==> flow/design.v <==
module debounce (
  clk,
  reset_n,
  data_in,
  data_out
);
  parameter WIDTH = 32;            
  parameter POLARITY = "HIGH";     
  parameter TIMEOUT = 50000;       
  parameter TIMEOUT_WIDTH = 16;    
  input wire clk;
  input wire reset_n;
  input wire [WIDTH-1:0] data_in;
  output wire [WIDTH-1:0] data_out;
  reg [TIMEOUT_WIDTH-1:0] counter [0:WIDTH-1];
  wire counter_reset [0:WIDTH-1];
  wire counter_enable [0:WIDTH-1];
  genvar i;
  generate for (i = 0; i < WIDTH; i = i+1)
  begin:  debounce_counter_loop
    always @ (posedge clk or negedge reset_n)
    begin
      if (reset_n == 0)
      begin
        counter[i] <= 0;
      end
      else
      begin
        if (counter_reset[i] == 1)   
        begin
          counter[i] <= 0;
        end
        else if (counter_enable[i] == 1)
        begin
          counter[i] <= counter[i] + 1'b1;
        end
      end
    end
    if (POLARITY == "HIGH")
    begin
      assign counter_reset[i] = (data_in[i] == 0);
      assign counter_enable[i] = (data_in[i] == 1) & (counter[i] < TIMEOUT);
      assign data_out[i] = (counter[i] == TIMEOUT) ? 1'b1 : 1'b0;
    end
    else
    begin
      assign counter_reset[i] = (data_in[i] == 1);
      assign counter_enable[i] = (data_in[i] == 0) & (counter[i] < TIMEOUT);
      assign data_out[i] = (counter[i] == TIMEOUT) ? 1'b0 : 1'b1;    
    end
  end  
  endgenerate
endmodule
==> Tool chain data of debounce <==
What the tools print for debounce, step after step.
Lines are those of the file above, counted from 1.
Library cell names are shortened.
{ "setup": {"top_module": "debounce", "clock": "clk", "cell_library": "sky130hd", "pvt_corner": "tt_025C_1v80"} }

==> After elaboration <==
Yosys after proc, flatten, opt, wreduce and memory -nomap, before mapping. Print and check cells are not counted. Equal cells are merged and count once.
{ "word_totals": {"register_bits": 512} }
{ "op_classes": {"addsub": 32, "n_cmp": 32, "n_eq": 64, "muxes": 96, "n_logic": 32} }
{ "op_table": {"columns": ["operator", "n"], "rows": [
  ["16-bit 2-to-1 mux", 64],
  ["16-bit by 1-bit adder with 16-bit output (second input constant)", 32],
  ["16-bit less-than comparator (second input constant)", 32],
  ["16-bit equality test (second input constant)", 32],
  ["2-bit by 1-bit != test with 1-bit output (second input constant)", 32],
  ["1-bit AND", 32],
  ["1-bit 2-to-1 mux", 32]
]} }

==> Longest topological paths <==
Longest topological path by Yosys (ltp), each cell counted once; first at word level (registers and memories cut), then after technology mapping (sequential cells cut; the memories' decode and read muxes count).
{ "logic_depth": {"word_depth": 4, "abc_area": 0, "depth_mapped": 7} }

==> Netlist <==
Yosys stat after the flow's synthesis: flattened, memories mapped to cells. It holds for the ABC_AREA given above (unset counts as 0); a run with the other value may have another netlist.
Totals and module areas in this step are rounded.
{ "by_type": {"columns": ["cell_type", "n", "area_total_um2"], "rows": [
  ["dfrtp_1", 512, 1.28E+04],
  ["and2_1", 337, 2.11E+03],
  ["xor2_1", 207, 1.81E+03],
  ["xnor2_1", 132, 1.16E+03],
  ["nand3_1", 211, 1.06E+03],
  ["nand2_1", 270, 1.01E+03],
  ["ha_1", 64, 800.768],
  ["nor3_1", 150, 750.72],
  ["nand4_1", 96, 600.576],
  ["nor4_1", 91, 569.296],
  ["a21boi_0", 75, 563.04],
  ["mux2i_1", 55, 550.528],
  ["inv_1", 127, 476.707],
  ["o21ai_0", 85, 425.408],
  ["a21oi_1", 77, 385.37],
  ["and3_1", 60, 375.36],
  ["and4_1", 40, 350.336],
  ["nand2b_1", 51, 319.056]
]} }
Not listed: further types 40, cells in them 457.
{ "synth_totals": {"cell_count": 3097, "synth_area_um2": 29000, "sequential_area_um2": 13000, "ffs": 512, "buf_cells": 80} }

==> Path before layout <==
Source: OpenSTA report_checks on the synthesized netlist (no wires, ideal clock, input and output delay 20% of the period each), path of least setup slack; recovery checks are left aside. Register names are those of the netlist, which keeps one name where synthesis merged equal registers.
{ "synth_path": {"path_type": "register -> output", "startpoint": "register counter[29][12]", "endpoint": "output port data_out[29]", "clock_period_ps": 5000, "out_delay_ps": 1000, "launch_ps": 0, "arrival_ps": 1792, "required_time_ps": 4000, "path_slack_ps": 2208, "delay_ps": 1792, "path_stages": 4, "path_buffers": 0, "synth_period_reached_ps": 2792} }
"delay_ps" is the arrival time less input delay plus setup time.
At an output port there is no setup time.
"path_stages" counts driving pins, that of a launching flip-flop among them; a cell with two outputs on the path counts twice.
"synth_period_reached_ps" is the clock period less the worst setup slack; recovery checks do not enter. This is arithmetic on one report: input and output delays are still those of the set period (20% each).
The rows between start and end are the longest chain of elaborated cells between them; the timing report does not say that the signal goes this way. Where chains are equally long, one stands for them.
A line is the first line of the expression or statement that the cell stems from. Yosys adds cells for indexed reads and writes and turns some case tables into memories.
At most two assigning lines are given for a register; there are more.
{ "synth_via": {"path_cell_list": "dfrtp_1 > or4_1 > or4b_2 > nor3_1", "elab_chain_len": 2, "cone_cells": 2, "lines_between": 1} }
{ "synth_rtl": {"columns": ["element", "line_no", "source"], "rows": [
  ["start, declared", 15, "reg [TIMEOUT_WIDTH-1:0] counter [0:WIDTH-1];"],
  ["start, assigned", 25, "counter[i] <= 0;"],
  ["start, assigned", 35, "counter[i] <= counter[i] + 1'b1;"],
  ["16-bit equality test", 43, "assign data_out[i] = (counter[i] == TIMEOUT) ? 1'b1 : 1'b0;"],
  ["1-bit 2-to-1 mux", 43, null],
  ["end, declared", 14, "output wire [WIDTH-1:0] data_out;"]
]} }

==> Timing after layout <==
From the final timing report of stored run 2: the path of least setup slack in the routed layout; clock arrival at registers is part of the times.
The report prints the path's times to 10 ps; the period is as set.
{ "layout_path": {"path_type": "register -> output", "startpoint": "register counter[29][12]", "endpoint": "output port data_out[29]", "clock_period_ps": 5000, "out_delay_ps": 1000, "launch_ps": 600, "arrival_ps": 2990, "required_time_ps": 4000, "path_slack_ps": 1010, "path_stages": 5, "path_buffers": 1} }
The rows between start and end are the longest chain of elaborated cells between them; the timing report does not say that the signal goes this way. Where chains are equally long, one stands for them.
At most two assigning lines are given for a register; there are more.
{ "layout_via": {"path_cell_list": "dfrtp_1 > or4_1 > or4b_2 > nor3_1 > clkdlybuf4s50_1", "elab_chain_len": 2, "cone_cells": 2, "lines_between": 1} }
{ "layout_rtl": {"columns": ["element", "line_no", "source"], "rows": [
  ["start, declared", 15, "reg [TIMEOUT_WIDTH-1:0] counter [0:WIDTH-1];"],
  ["start, assigned", 25, "counter[i] <= 0;"],
  ["start, assigned", 35, "counter[i] <= counter[i] + 1'b1;"],
  ["16-bit equality test", 43, "assign data_out[i] = (counter[i] == TIMEOUT) ? 1'b1 : 1'b0;"],
  ["1-bit 2-to-1 mux", 43, null],
  ["end, declared", 14, "output wire [WIDTH-1:0] data_out;"]
]} }

Wiki page: debounce / flow data

Stored flow runs of debounce (3 of them; Yosys, OpenROAD, sky130hd). They differ in their settings and are not a sequence. Constraints: input delay and output delay 20% of the set period each, output load 0.01 pF.
"achievedPeriod_ps": clock period set for the run, less the worst setup slack. It is reckoned from that one timing run; input and output delays stay at 20% of the period that was set.
"worst_path_time_ps" = time allowed to the worst setup path (clock period - input delay - output delay, where it has them) - its slack; a late launch clock adds to it, a late capture clock takes from it.
By "power_total_w" is meant OpenSTA's value without simulated activity: inputs other than the clock are taken to toggle once in ten clock periods, and the tool carries that through the logic.
"worst_path_time_ps" is known to 10 ps.
Results are given in rounded form.

Stored run 1
==> flow/run.sh <==
#!/bin/bash
# the make line also repeats the synthesis and layout settings of config.mk as NAME=value (left out here)
make -C /OpenROAD-flow-scripts/flow DESIGN_CONFIG=/design/flow/config.mk WORK_HOME=/design/flow/orfs CLKGATE_MAP_FILE= finish
==> flow/config.mk <==
export PLATFORM = sky130hd
export DESIGN_NAME = debounce
export DESIGN_NICKNAME = debounce
export VERILOG_FILES = /design/flow/design.v
export SDC_FILE = /design/flow/constraint.sdc
export NUM_CORES = 4
export LEC_CHECK = 0
export ABC_AREA = 0
export CAP_MARGIN = 20
export CELL_PAD_IN_SITES_DETAIL_PLACEMENT = 2
export CELL_PAD_IN_SITES_GLOBAL_PLACEMENT = 2
export CORE_ASPECT_RATIO = 1.11
export CORE_MARGIN = 7
export CORE_UTILIZATION = 62
export CTS_CLUSTER_SIZE = 30
export GPL_TIMING_DRIVEN = 0
export MAX_ROUTING_LAYER = met4
export MIN_ROUTING_LAYER = met2
export SETUP_SLACK_MARGIN = 0.4
export SLEW_MARGIN = 20
==> flow/constraint.sdc <==
create_clock -name core_clock -period 2.78 [get_ports {clk}]
set_input_delay 0.5560 -clock core_clock [delete_from_list [all_inputs] [get_ports {clk}]]
set_output_delay 0.5560 -clock core_clock [all_outputs]
set_load 0.01 [all_outputs]

==> results of stored run 1, as JSON <==
{
  "outcome": "no results, placement failed with GPL-0301"
}

Stored run 2
==> flow/run.sh <==
#!/bin/bash
# the make line also repeats the synthesis and layout settings of config.mk as NAME=value (left out here)
make -C /OpenROAD-flow-scripts/flow DESIGN_CONFIG=/design/flow/config.mk WORK_HOME=/design/flow/orfs CLKGATE_MAP_FILE= finish
==> flow/config.mk <==
export PLATFORM = sky130hd
export DESIGN_NAME = debounce
export DESIGN_NICKNAME = debounce
export VERILOG_FILES = /design/flow/design.v
export SDC_FILE = /design/flow/constraint.sdc
export NUM_CORES = 4
export LEC_CHECK = 0
export CAP_MARGIN = 20
export CORE_MARGIN = 2
export CORE_UTILIZATION = 50
export SLEW_MARGIN = 20
==> flow/constraint.sdc <==
create_clock -name core_clock -period 5.0 [get_ports {clk}]
set_input_delay 1.0000 -clock core_clock [delete_from_list [all_inputs] [get_ports {clk}]]
set_output_delay 1.0000 -clock core_clock [all_outputs]
set_load 0.01 [all_outputs]

==> results of stored run 2, as JSON <==
{
  "achievedPeriod_ps": 3986,
  "worst_path_time_ps": 2990,
  "worst_path_kind": "register -> output",
  "tns_setup_ps": 0,
  "finalCellArea_um2": 32000,
  "final_die_area_um2": 60000,
  "worstSetupSlack_ps": 1000,
  "post_synth_area_um2": 29000,
  "layout_utilization_pct": 56,
  "power_total_w": 0.0091
}

Stored run 3
==> flow/run.sh <==
#!/bin/bash
# the make line also repeats the synthesis and layout settings of config.mk as NAME=value (left out here)
make -C /OpenROAD-flow-scripts/flow DESIGN_CONFIG=/design/flow/config.mk WORK_HOME=/design/flow/orfs CLKGATE_MAP_FILE= finish
==> flow/config.mk <==
export PLATFORM = sky130hd
export DESIGN_NAME = debounce
export DESIGN_NICKNAME = debounce
export VERILOG_FILES = /design/flow/design.v
export SDC_FILE = /design/flow/constraint.sdc
export NUM_CORES = 4
export LEC_CHECK = 0
export ABC_AREA = 1
export CAP_MARGIN = 10
export CORE_MARGIN = 2
export CORE_UTILIZATION = 37
export MIN_ROUTING_LAYER = met1
export PLACE_DENSITY_LB_ADDON = 0.15
export SETUP_SLACK_MARGIN = 1.11
export SLEW_MARGIN = 20
==> flow/constraint.sdc <==
create_clock -name core_clock -period 3.74 [get_ports {clk}]
set_input_delay 0.7480 -clock core_clock [delete_from_list [all_inputs] [get_ports {clk}]]
set_output_delay 0.7480 -clock core_clock [all_outputs]
set_load 0.01 [all_outputs]

==> results of stored run 3, as JSON <==
{
  "post_synth_area_um2": 31000,
  "worstSetupSlack_ps": 1200,
  "achievedPeriod_ps": 2590,
  "tns_setup_ps": 0,
  "finalCellArea_um2": 36000,
  "final_die_area_um2": 87000,
  "worst_path_time_ps": 1840,
  "worst_path_kind": "register -> output",
  "power_total_w": 0.013,
  "layout_utilization_pct": 43
}
